==> flow/design.v <==
module aluCPU(
    input [15:0] data1,  
    input [15:0] data2,  
    input [1:0] sel,  
    output reg [15:0] result
); 
    parameter [1:0] 
        SUM = 2'b00,
        SUB = 2'b01,
        MUL = 2'b10;
    reg [31:0] mul_full;  
    always @(*) begin
        case(sel)
            SUM: begin
                result = data1 + data2;
            end
            SUB: begin
                result = data1 - data2;
            end
            MUL: begin
                mul_full = $signed(data1) * $signed(data2);  
                result = mul_full[15:0];  
            end
            default: result = 16'd0;  
        endcase 
    end 
endmodule 
module memoryCPU (
    input clock,
    input reset,  
    input regWrite,               
    input [3:0] write_reg_addr,   
    input [15:0] write_data,      
    input [3:0] read_reg_addr_1, 
    input [3:0] read_reg_addr_2, 
    output [15:0] read_data_1,    
    output [15:0] read_data_2     
);
    reg [15:0] register [0:15];  
    integer i;
    always @ (posedge clock or negedge reset) begin
        if (~reset) begin
            for (i = 0; i < 16; i = i + 1) begin
                register[i] <= 16'd0;
            end
        end
        else if (regWrite) begin   
            register[write_reg_addr] <= write_data;
        end
    end
    assign read_data_1 = register[read_reg_addr_1]; 
    assign read_data_2 = register[read_reg_addr_2];
endmodule
module lcd_controller (
    input clk,
    input reset_n,           
    input rst_n,             
    input start,            
    input [2:0] opcode,     
    input [3:0] reg_idx,    
    input signed [15:0] value, 
    output reg [7:0] lcd_data,
    output reg lcd_rs,      
    output wire lcd_rw,      
    output reg lcd_en,      
    output wire lcd_on,     
    output wire lcd_blon    
);
    assign lcd_rw = 1'b0; 
    assign lcd_on   = (state != STATE_IDLE);
    assign lcd_blon = (state != STATE_IDLE);
    localparam STATE_IDLE = 0, STATE_INIT = 1, STATE_READY = 2, 
               STATE_WRITE_LINE1 = 3, STATE_LINE2_ADDR = 4, STATE_WRITE_LINE2 = 5;
    reg [3:0] state; 
    reg [5:0] char_index; 
    reg [19:0] counter;
    reg wait_flag;
    reg [2:0] op_store;
    reg [3:0] reg_store;
    reg signed [15:0] val_store;
    reg first_boot; 
    reg [15:0] unsigned_val;
    reg is_negative;
    reg [3:0] digit_10000, digit_1000, digit_100, digit_10, digit_1;
    reg prev_reset_n;        
    reg system_active;       
    function [7:0] init_cmds(input [5:0] idx);
        case(idx)
            6'd0: init_cmds = 8'h38;
            6'd1: init_cmds = 8'h38;
            6'd2: init_cmds = 8'h0C;
            6'd3: init_cmds = 8'h01;
            6'd4: init_cmds = 8'h06;
            default: init_cmds = 8'h00;
        endcase
    endfunction
    function [39:0] get_op_string(input [2:0] op);
        case(op)
            3'b000: get_op_string = "LOAD ";
            3'b001: get_op_string = "ADD  ";
            3'b010: get_op_string = "ADDI ";
            3'b011: get_op_string = "SUB  ";
            3'b100: get_op_string = "SUBI ";
            3'b101: get_op_string = "MUL  ";
            3'b110: get_op_string = "CLEAR";
            3'b111: get_op_string = "DPL  ";
            default: get_op_string = "ERR  ";
        endcase
    endfunction
    always @(posedge clk) begin
      if (!rst_n) begin
        system_active <= 0;
        prev_reset_n <= 1;
        state <= STATE_IDLE;
        lcd_en <= 0;
      end else begin
        prev_reset_n <= reset_n;
        if (prev_reset_n == 1'b1 && reset_n == 1'b0) begin
            system_active <= ~system_active; 
        end
        if (system_active == 1'b0) begin
            state <= STATE_IDLE;
            lcd_en <= 0;
            wait_flag <= 0;
            counter <= 0;
            char_index <= 0;
            first_boot <= 1;  
        end 
        else begin
            if (state == STATE_IDLE) begin
                state <= STATE_INIT;
                char_index <= 0;
                wait_flag <= 0;
                first_boot <= 1;
            end
            else if (wait_flag) begin
                if (counter < 20'd2000) begin 
                    counter <= counter + 1;
                    if (counter == 20'd40) lcd_en <= 0; 
                end else begin
                    wait_flag <= 0;
                    counter <= 0;
                end
            end else begin
                case (state)
                    STATE_INIT: begin
                        lcd_rs <= 0;
                        lcd_data <= init_cmds(char_index);
                        lcd_en <= 1; 
                        wait_flag <= 1;
                        if (char_index < 4) 
                            char_index <= char_index + 1;
                        else begin
                            char_index <= 0;
                            op_store <= 3'b000;
                            reg_store <= 4'b0000;
                            val_store <= 16'd0;
                            unsigned_val <= 16'd0;
                            is_negative <= 0;
                            state <= STATE_WRITE_LINE1; 
                        end
                    end
                    STATE_READY: begin
                        if (start) begin
                            op_store <= opcode;
                            reg_store <= reg_idx;
                            val_store <= value;
                            if (value < 0) begin
                                is_negative <= 1;
                                unsigned_val <= -value;
                            end else begin
                                is_negative <= 0;
                                unsigned_val <= value;
                            end
                            lcd_rs <= 0;
                            lcd_data <= 8'h01; 
                            lcd_en <= 1;
                            wait_flag <= 1;
                            state <= STATE_WRITE_LINE1;
                            char_index <= 0;
                        end
                    end
                    STATE_WRITE_LINE1: begin
                        digit_10000 <= (unsigned_val / 10000) % 10;
                        digit_1000  <= (unsigned_val / 1000) % 10;
                        digit_100   <= (unsigned_val / 100) % 10;
                        digit_10    <= (unsigned_val / 10) % 10;
                        digit_1     <= (unsigned_val) % 10;
                        lcd_rs <= 1;
                        lcd_en <= 1;
                        wait_flag <= 1;
                        if (char_index < 5) begin
                            if (first_boot)
                                lcd_data <= " "; 
                            else
                                lcd_data <= get_op_string(op_store) >> (8 * (4 - char_index));
                        end 
                        else begin
                            if (op_store == 3'b110 && !first_boot) begin
                                lcd_data <= " ";
                            end else begin
                                if (char_index == 5) lcd_data <= " ";
                                else if (char_index == 6) lcd_data <= "[";
                                else if (char_index >= 7 && char_index <= 10) 
                                    lcd_data <= reg_store[10 - char_index] ? "1" : "0";
                                else if (char_index == 11) lcd_data <= "]";
                            end
                        end
                        if (char_index < 11)
                            char_index <= char_index + 1;
                        else begin
                            char_index <= 0;
                            if (op_store == 3'b110 && !first_boot) begin
                                state <= STATE_READY;
                            end else begin
                                state <= STATE_LINE2_ADDR;
                            end
                        end
                    end
                    STATE_LINE2_ADDR: begin
                        lcd_rs <= 0;
                        lcd_data <= 8'hC0;
                        lcd_en <= 1;
                        wait_flag <= 1;
                        state <= STATE_WRITE_LINE2;
                    end
                    STATE_WRITE_LINE2: begin
                        lcd_rs <= 1;
                        lcd_en <= 1;
                        wait_flag <= 1;
                        case(char_index)
                            0: lcd_data <= is_negative ? "-" : "+";
                            1: lcd_data <= 8'h30 + digit_10000;
                            2: lcd_data <= 8'h30 + digit_1000;
                            3: lcd_data <= 8'h30 + digit_100;
                            4: lcd_data <= 8'h30 + digit_10;
                            5: lcd_data <= 8'h30 + digit_1;
                        endcase
                        if (char_index < 5)
                            char_index <= char_index + 1;
                        else begin
                            first_boot <= 0;
                            state <= STATE_READY;
                        end
                    end
                endcase
            end
        end
      end
    end
endmodule
module miniCPU (
    input [17:0] switches,  
    input ligar,       
    input enviar,      
    input clk,         
    input rst_n,       
    output [7:0] LCD_DATA,
    output LCD_RS,
    output LCD_RW,
    output LCD_EN,
    output LCD_ON,
    output LCD_BLON
);
    wire [2:0] opcode = switches [17:15];
    wire [3:0] reg_dest = switches [14:11];
    wire [3:0] reg_input1 = switches[10:7];
    wire [3:0] reg_input2 = switches [6:3];
    wire signal = switches[6];
    wire [15:0] imediato_module = {10'd0, switches[5:0]};
    wire [15:0] imediato = (signal) ? (-imediato_module) : imediato_module;
    wire [15:0] mem_read_data1;
    wire [15:0] mem_read_data2;
    wire [15:0] alu_result;
    reg write_enable;
    reg [15:0] mem_write;
    reg [1:0] alu_selector;
    reg [15:0] alu_input_2;
    reg soft_reset; 
    wire memory_reset_signal = ligar & ~soft_reset;  
    parameter [2:0] LOAD = 3'b000, ADD = 3'b001, ADDI = 3'b010, SUB = 3'b011,
                    SUBI = 3'b100, MUL = 3'b101, CLEAR = 3'b110, DISPLAY = 3'b111;                   
    memoryCPU Memo (
        .clock(clk),
        .reset(memory_reset_signal),
        .regWrite(write_enable),
        .write_reg_addr(reg_dest),
        .write_data(mem_write),
        .read_reg_addr_1(reg_input1),
        .read_reg_addr_2(reg_input2),
        .read_data_1(mem_read_data1),
        .read_data_2(mem_read_data2)
    );
    aluCPU ALU (
        .data1(mem_read_data1),
        .data2(alu_input_2),
        .sel(alu_selector),
        .result(alu_result)
    );
    reg lcd_start_signal;
    reg [15:0] lcd_value_reg;
    reg [3:0] lcd_reg_idx;
    wire [3:0] current_lcd_reg_idx = (opcode == DISPLAY) ? reg_input1 : reg_dest;
    reg [15:0] current_lcd_value;
    lcd_controller LCD (
        .clk(clk),
        .reset_n(ligar),
        .rst_n(rst_n),
        .start(lcd_start_signal),
        .opcode(opcode),
        .reg_idx(lcd_reg_idx),   
        .value(lcd_value_reg),  
        .lcd_data(LCD_DATA),
        .lcd_rs(LCD_RS),
        .lcd_rw(LCD_RW),
        .lcd_en(LCD_EN),
        .lcd_on(LCD_ON),
        .lcd_blon(LCD_BLON)
    );
    always @(*) begin
        if (opcode == LOAD)
            current_lcd_value = imediato;
        else if (opcode == DISPLAY)
            current_lcd_value = mem_read_data1;
        else
            current_lcd_value = alu_result;
    end
    reg [2:0] state;
    parameter [2:0] IDLE = 3'd0, EXECUTE = 3'd1, WRITE = 3'd2, WAIT_RELEASE = 3'd3;                 
    always @(posedge clk or negedge ligar) begin 
        if (~ligar) begin
            state <= IDLE;
            write_enable <= 0;
            soft_reset <= 0;
            lcd_start_signal <= 0;
        end
        else begin
            case(state)
                IDLE: begin  
                    write_enable <= 0;
                    soft_reset <= 0;
                    lcd_start_signal <= 0;  
                    if (!enviar) begin
                        state <= EXECUTE;
                    end
                end
                EXECUTE: begin  
                    state <= WRITE;
                end
                WRITE: begin  
                    lcd_start_signal <= 1;  
                    if (opcode == CLEAR) begin
                        soft_reset <= 1;
                        write_enable <= 0;
                    end
                    else if (opcode != DISPLAY) begin
                        write_enable <= 1;
                    end
                    state <= WAIT_RELEASE;
                end
                WAIT_RELEASE: begin  
                    write_enable <= 0;  
                    soft_reset <= 0;  
                    lcd_start_signal <= 0;  
                    if (enviar) begin  
                        state <= IDLE;  
                    end
                end
            endcase
        end
    end
    always @(posedge clk) begin
        if (state == EXECUTE) begin
            case(opcode)
                ADD: begin alu_selector <= 2'b00; alu_input_2 <= mem_read_data2; end
                ADDI: begin alu_selector <= 2'b00; alu_input_2 <= imediato; end
                SUB: begin alu_selector <= 2'b01; alu_input_2 <= mem_read_data2; end
                SUBI: begin alu_selector <= 2'b01; alu_input_2 <= imediato; end
                MUL: begin alu_selector <= 2'b10; alu_input_2 <= imediato; end
                default: begin alu_selector <= 2'b00; alu_input_2 <= 16'd0; end
            endcase
        end
        if (state == WRITE) begin
            lcd_reg_idx <= current_lcd_reg_idx;
            lcd_value_reg <= current_lcd_value;
            if (opcode != CLEAR && opcode != DISPLAY) begin
                if (opcode == LOAD)
                    mem_write <= imediato;
                else
                    mem_write <= alu_result;
            end
        end
    end
endmodule
# From RTL to reports: miniCPU
# Tool output for the design above, in the order of the flow.
# Line numbers count from 1 in the design file above.
# Operators carry their Yosys type and port widths (W data, S select, Z words).
# The mark -- stands for no value.
# design
design,miniCPU
clk_port,clk
library,sky130hd
lib_corner,tt_025C_1v80

# Word-level counts
# Counts by Yosys on the flattened word-level netlist (proc, flatten, opt, wreduce). Print and check cells are left out. Cells with the same type and inputs are merged into one.
# Memory sizes are those after Yosys's memory passes, which may raise the word count (mostly to a power of two), join words into wider ones and drop unused or constant bits.
# word_totals
regBits,404
romBits,184
clocked_rd_ports_x_width,23
mem_count,1
inputBits,22
out_inout_bits,13
wordCells,331
# mem_list
memory,size,width,rd,wr,line_no,source
(name not given),8,23,1,0,98,case(op)
# op_classes
n_addsub,13
n_mul,1
n_div,9
cmp,7
equal,99
n_shift,2
mux,85
bitwise,7
reduce_logical,62
# ops
op,count
$mod A32 B4 Y32 const B,4
$pmux W16 S16,2
$div A16 B14 Y32 const B,1
$div A16 B10 Y32 const B,1
$mux W40,7
$mul A16 B16 Y16,1
$div A16 B7 Y32 const B,1
$div A16 B4 Y32 const B,1
$mod A16 B4 Y32 const B,1
$mux W16,7
$eq A4 B4 Y1 const B,24
$pmux W16 S2,2
$mux W8,8
$mux W20,3
$eq A4 B3 Y1 const B,14
$pmux W16 S3,1
$pmux W8 S6,1
$pmux W6 S4,2
$reduce_and A2 Y1,20
$shr A40 B32 Y8,1
$pmux W8 S5,1
$add A6 B4 Y7 const A,5
$eq A4 B2 Y1 const B,8
$shiftx A4 B32 Y1,1
$mux W6,5
$mux W4,7
$ne A2 B2 Y1 const B,11
$mux W3,7
# Not listed: further kinds 61, cells in them 138.

# Longest topological paths
# Longest topological path by Yosys (ltp), each cell counted once; first at word level (registers and memories cut), then after technology mapping (sequential cells cut; the memories' decode and read muxes count).
# depth
ltp_word,11
abc_area,0
mapped_depth,45
depth_no_buf,41

# Mapped cells and area
# Source: synth_stat.txt of the flow (Yosys; design flattened, memories mapped). It holds for the ABC_AREA given above (unset counts as 0); a run with the other value may have another netlist.
# by_type
cell,count,type_area_um2
sky130_fd_sc_hd__dfrtp_1,262,6.56E+03
sky130_fd_sc_hd__edfxtp_1,134,4.02E+03
sky130_fd_sc_hd__mux2_2,266,3E+03
sky130_fd_sc_hd__fa_1,80,1.6E+03
sky130_fd_sc_hd__a22oi_1,201,1.51E+03
sky130_fd_sc_hd__ha_1,107,1.34E+03
sky130_fd_sc_hd__nand2_1,306,1.15E+03
sky130_fd_sc_hd__a21oi_1,218,1.09E+03
sky130_fd_sc_hd__xnor2_1,124,1.09E+03
sky130_fd_sc_hd__nor2_1,276,1.04E+03
sky130_fd_sc_hd__o21ai_0,180,900.864
sky130_fd_sc_hd__clkbuf_1,203,761.981
sky130_fd_sc_hd__and2_1,103,644.368
sky130_fd_sc_hd__inv_1,164,615.59
sky130_fd_sc_hd__nand3_1,103,515.494
sky130_fd_sc_hd__dfxtp_1,25,500.48
sky130_fd_sc_hd__xor2_1,51,446.678
sky130_fd_sc_hd__nor3_1,85,425.408
# Other cell types: 103; their cells: 1004.
# synth_totals
mapped_cells,3892
yosys_area_um2,35056.1
seq_area_um2,11106.9
flip_flops,422
buf_cells,250
# The figures by module come from a second, unflattened synthesis with its own total; it is not the netlist above.
# unflattened
cells_unflattened,4035
hier_area_um2,36293.6
# Each row is one instance without its submodules.
# modules
mod,instances,n_cells,mod_area_um2,mod_seq_area_um2
lcd_controller,1,1954,14153.6,2882.8
memoryCPU,1,1204,14013.4,6406.1
aluCPU,1,670,5342.6,0.0
miniCPU,1,207,2783.9,1798.0

# Worst setup path after synthesis
# Source: OpenSTA report_checks on the synthesized netlist (no wires, ideal clock, input and output delay 20% of the period each), path of least setup slack; recovery checks are left aside. Register names are those of the netlist, which keeps one name where synthesis merged equal registers.
# synth_path
path_type,input -> register
from,in switches[8]
to,reg lcd_value_reg[15]
period_ps,20000
input_delay_ps,4000
setup_time_ps,267
t_first_pin_ps,4000
arrival_time_ps,10575
t_required_ps,19733
path_slack_ps,9159
delay_ps,6842
driving_pins,32
path_buffers,3
synth_period_reached_ps,10841
# "delay_ps" = arrival - input delay + setup time.
# "driving_pins" counts driving pins, that of a launching flip-flop among them; a cell with two outputs on the path counts twice.
# "synth_period_reached_ps" = period - worst setup slack (recovery checks aside). The figure is calculated, with input and output delays left at 20% of the set period.
# Between the ends stands the longest chain of elaborated cells between them, by number of cells; it is not shown to be the way that was timed. Of several equally long chains one is given.
# A line is the first line of the expression or statement that the cell stems from. Yosys adds cells for indexed reads and writes and turns some case tables into memories.
# synth_between
path_cell_list,sky130_fd_sc_hd__clkbuf_1 > sky130_fd_sc_hd__nand2b_1 > sky130_fd_sc_hd__nor3_1 > sky130_fd_sc_hd__clkbuf_1 > sky130_fd_sc_hd__a22oi_1 > sky130_fd_sc_hd__nand4_1 > sky130_fd_sc_hd__o22a_1 > sky130_fd_sc_hd__clkbuf_1 > sky130_fd_sc_hd__nand2_1 > sky130_fd_sc_hd__fa_1 > sky130_fd_sc_hd__inv_1 > sky130_fd_sc_hd__fa_1 > sky130_fd_sc_hd__ha_1 > sky130_fd_sc_hd__inv_1 > sky130_fd_sc_hd__fa_1 > sky130_fd_sc_hd__fa_1 > sky130_fd_sc_hd__fa_1 > sky130_fd_sc_hd__inv_1 > sky130_fd_sc_hd__ha_1 > sky130_fd_sc_hd__inv_1 > sky130_fd_sc_hd__o21bai_1 > sky130_fd_sc_hd__a21oi_1 > sky130_fd_sc_hd__o21bai_1 > sky130_fd_sc_hd__a21oi_1 > sky130_fd_sc_hd__o21bai_1 > sky130_fd_sc_hd__a21o_1 > sky130_fd_sc_hd__a21oi_1 > sky130_fd_sc_hd__xnor2_1 > sky130_fd_sc_hd__a22oi_1 > sky130_fd_sc_hd__nand2_1 > sky130_fd_sc_hd__o21ai_0 > sky130_fd_sc_hd__o21ai_0
elab_chain_len,6
cells_between,23
lines_between,7
cone_classes,add/sub (2); mul (1); eq/ne (15); mux (4); reduce/logical (1)
# synth_rtl
element,line_no,source
"start, declared",253,"input [17:0] switches,"
$eq A4 B4 Y1,51,assign read_data_1 = register[read_reg_addr_1];
$pmux W16 S16,51,
$mul A16 B16 Y16,21,mul_full = $signed(data1) * $signed(data2);
$pmux W16 S3,13,case(sel)
$mux W16,323,else if (opcode == DISPLAY)
$mux W16,321,if (opcode == LOAD)
"end, assigned",385,lcd_value_reg <= current_lcd_value;
"end, declared",301,reg [15:0] lcd_value_reg;

# Path in the finished layout
# From the final timing report of flow run B: the path of least setup slack in the routed layout; clock arrival at registers is part of the times.
# The path's times are printed in steps of 10 ps; the period is the one set.
# layout_path
path_type,input -> register
from,in switches[8]
to,reg lcd_value_reg[15]
period_ps,17100
input_delay_ps,3420
setup_time_ps,260
t_first_pin_ps,3420
arrival_time_ps,11740
t_required_ps,17440
path_slack_ps,5700
driving_pins,31
path_buffers,2
# Between the ends stands the longest chain of elaborated cells between them, by number of cells; it is not shown to be the way that was timed. Of several equally long chains one is given.
# layout_between
path_cell_list,sky130_fd_sc_hd__clkdlybuf4s50_1 > sky130_fd_sc_hd__nand2_1 > sky130_fd_sc_hd__nor3_2 > sky130_fd_sc_hd__buf_4 > sky130_fd_sc_hd__a22oi_1 > sky130_fd_sc_hd__nand4_1 > sky130_fd_sc_hd__o22a_1 > sky130_fd_sc_hd__nand2_1 > sky130_fd_sc_hd__fa_1 > sky130_fd_sc_hd__inv_1 > sky130_fd_sc_hd__fa_1 > sky130_fd_sc_hd__ha_1 > sky130_fd_sc_hd__inv_1 > sky130_fd_sc_hd__fa_1 > sky130_fd_sc_hd__fa_1 > sky130_fd_sc_hd__fa_1 > sky130_fd_sc_hd__inv_1 > sky130_fd_sc_hd__ha_1 > sky130_fd_sc_hd__inv_1 > sky130_fd_sc_hd__o21bai_1 > sky130_fd_sc_hd__a21oi_1 > sky130_fd_sc_hd__o21bai_1 > sky130_fd_sc_hd__a21oi_1 > sky130_fd_sc_hd__o21bai_1 > sky130_fd_sc_hd__a21o_1 > sky130_fd_sc_hd__a21oi_1 > sky130_fd_sc_hd__xnor2_1 > sky130_fd_sc_hd__a22oi_1 > sky130_fd_sc_hd__nand2_1 > sky130_fd_sc_hd__o21ai_0 > sky130_fd_sc_hd__o21ai_0
elab_chain_len,6
cells_between,23
lines_between,7
cone_classes,add/sub (2); mul (1); eq/ne (15); mux (4); reduce/logical (1)
# layout_rtl
element,line_no,source
"start, declared",253,"input [17:0] switches,"
$eq A4 B4 Y1,51,assign read_data_1 = register[read_reg_addr_1];
$pmux W16 S16,51,
$mul A16 B16 Y16,21,mul_full = $signed(data1) * $signed(data2);
$pmux W16 S3,13,case(sel)
$mux W16,323,else if (opcode == DISPLAY)
$mux W16,321,if (opcode == LOAD)
"end, assigned",385,lcd_value_reg <= current_lcd_value;
"end, declared",301,reg [15:0] lcd_value_reg;

# Top module miniCPU; platform sky130hd; tools Yosys and OpenROAD; 6 stored runs in no particular order. Input and output delays are each 20% of the period that was set; the output load is 0.01 pF.
# "achievedPeriod_ps" means the clock period less the worst setup slack. The figure is calculated, with input and output delays left at 20% of the set period.
# "worst_path_allowed_less_slack_ps": the worst setup path's part of the clock period (all of it between registers, 20% less for each end at a port) less its slack. A launch clock that arrives late makes it longer, a capture clock that arrives late makes it shorter.
# "design_power_mw": no workload was simulated; the value follows from the tool's default switching activity.
# "worst_path_allowed_less_slack_ps" is given in steps of 10 ps.
# Settings: n/a = not set for that run.
# Among the results, n/a means that no value is shown for the run.
name,flow run A,flow run B,flow run C,flow run D,flow run E,flow run F
ABC_AREA,1,n/a,1,1,n/a,1
CAP_MARGIN,35,15,15,40,20,40
CELL_PAD_IN_SITES_DETAIL_PLACEMENT,1,n/a,2,2,n/a,2
CELL_PAD_IN_SITES_GLOBAL_PLACEMENT,1,n/a,n/a,n/a,n/a,2
CORE_ASPECT_RATIO,1.42,n/a,1.01,0.57,n/a,0.57
CORE_UTILIZATION,71,30,30,30,40,30
CTS_CLUSTER_DIAMETER,185,n/a,n/a,n/a,n/a,n/a
GPL_ROUTABILITY_DRIVEN,0,n/a,n/a,n/a,n/a,n/a
MIN_ROUTING_LAYER,met2,n/a,n/a,met2,n/a,met2
PLACE_DENSITY,0.47,n/a,n/a,n/a,n/a,n/a
SETUP_SLACK_MARGIN,3.61,2.45,2.45,3.3,n/a,3.3
SLEW_MARGIN,25,20,5,5,20,5
TNS_END_PERCENT,5,95,5,5,n/a,55
period_ns,20.0,17.1,17.1,17.1,21.2,17.1
CORE_MARGIN,2,10,10,10,2,10
PLACE_DENSITY_LB_ADDON,n/a,0.17,0.17,0.17,n/a,0.17
CTS_CLUSTER_SIZE,n/a,n/a,85,85,n/a,85
HOLD_SLACK_MARGIN,n/a,n/a,0.13,n/a,n/a,n/a
MAX_ROUTING_LAYER,n/a,n/a,n/a,met4,n/a,met4
GPL_TIMING_DRIVEN,n/a,n/a,n/a,n/a,n/a,0
finalCellArea_um2,n/a,38610.8,37762.5,38530.7,37976.4,n/a
tns_ps,n/a,0,0,0,0,n/a
synthesis_area_um2,n/a,35056.1,34142.7,34142.7,35056.1,n/a
worst_path_allowed_less_slack_ps,n/a,7980,8780,10200,7630,n/a
worst_path_kind,n/a,input -> register,input -> register,input -> register,input -> register,n/a
achievedPeriod_ps,n/a,11403,12204,13616,11871,n/a
design.die.area_um2,n/a,130928.0,127703.0,128241.0,90024.0,n/a
design_power_mw,n/a,4.703,4.039,4.362,3.644,n/a
setup_worst_slack_ps,n/a,5697,4896,3484,9329,n/a
post_route_util_frac,n/a,0.333,0.334,0.341,0.438,n/a
# Flow run A: incomplete, placement halted on GPL-0301
# Flow run F: incomplete, routing halted on GRT-0116
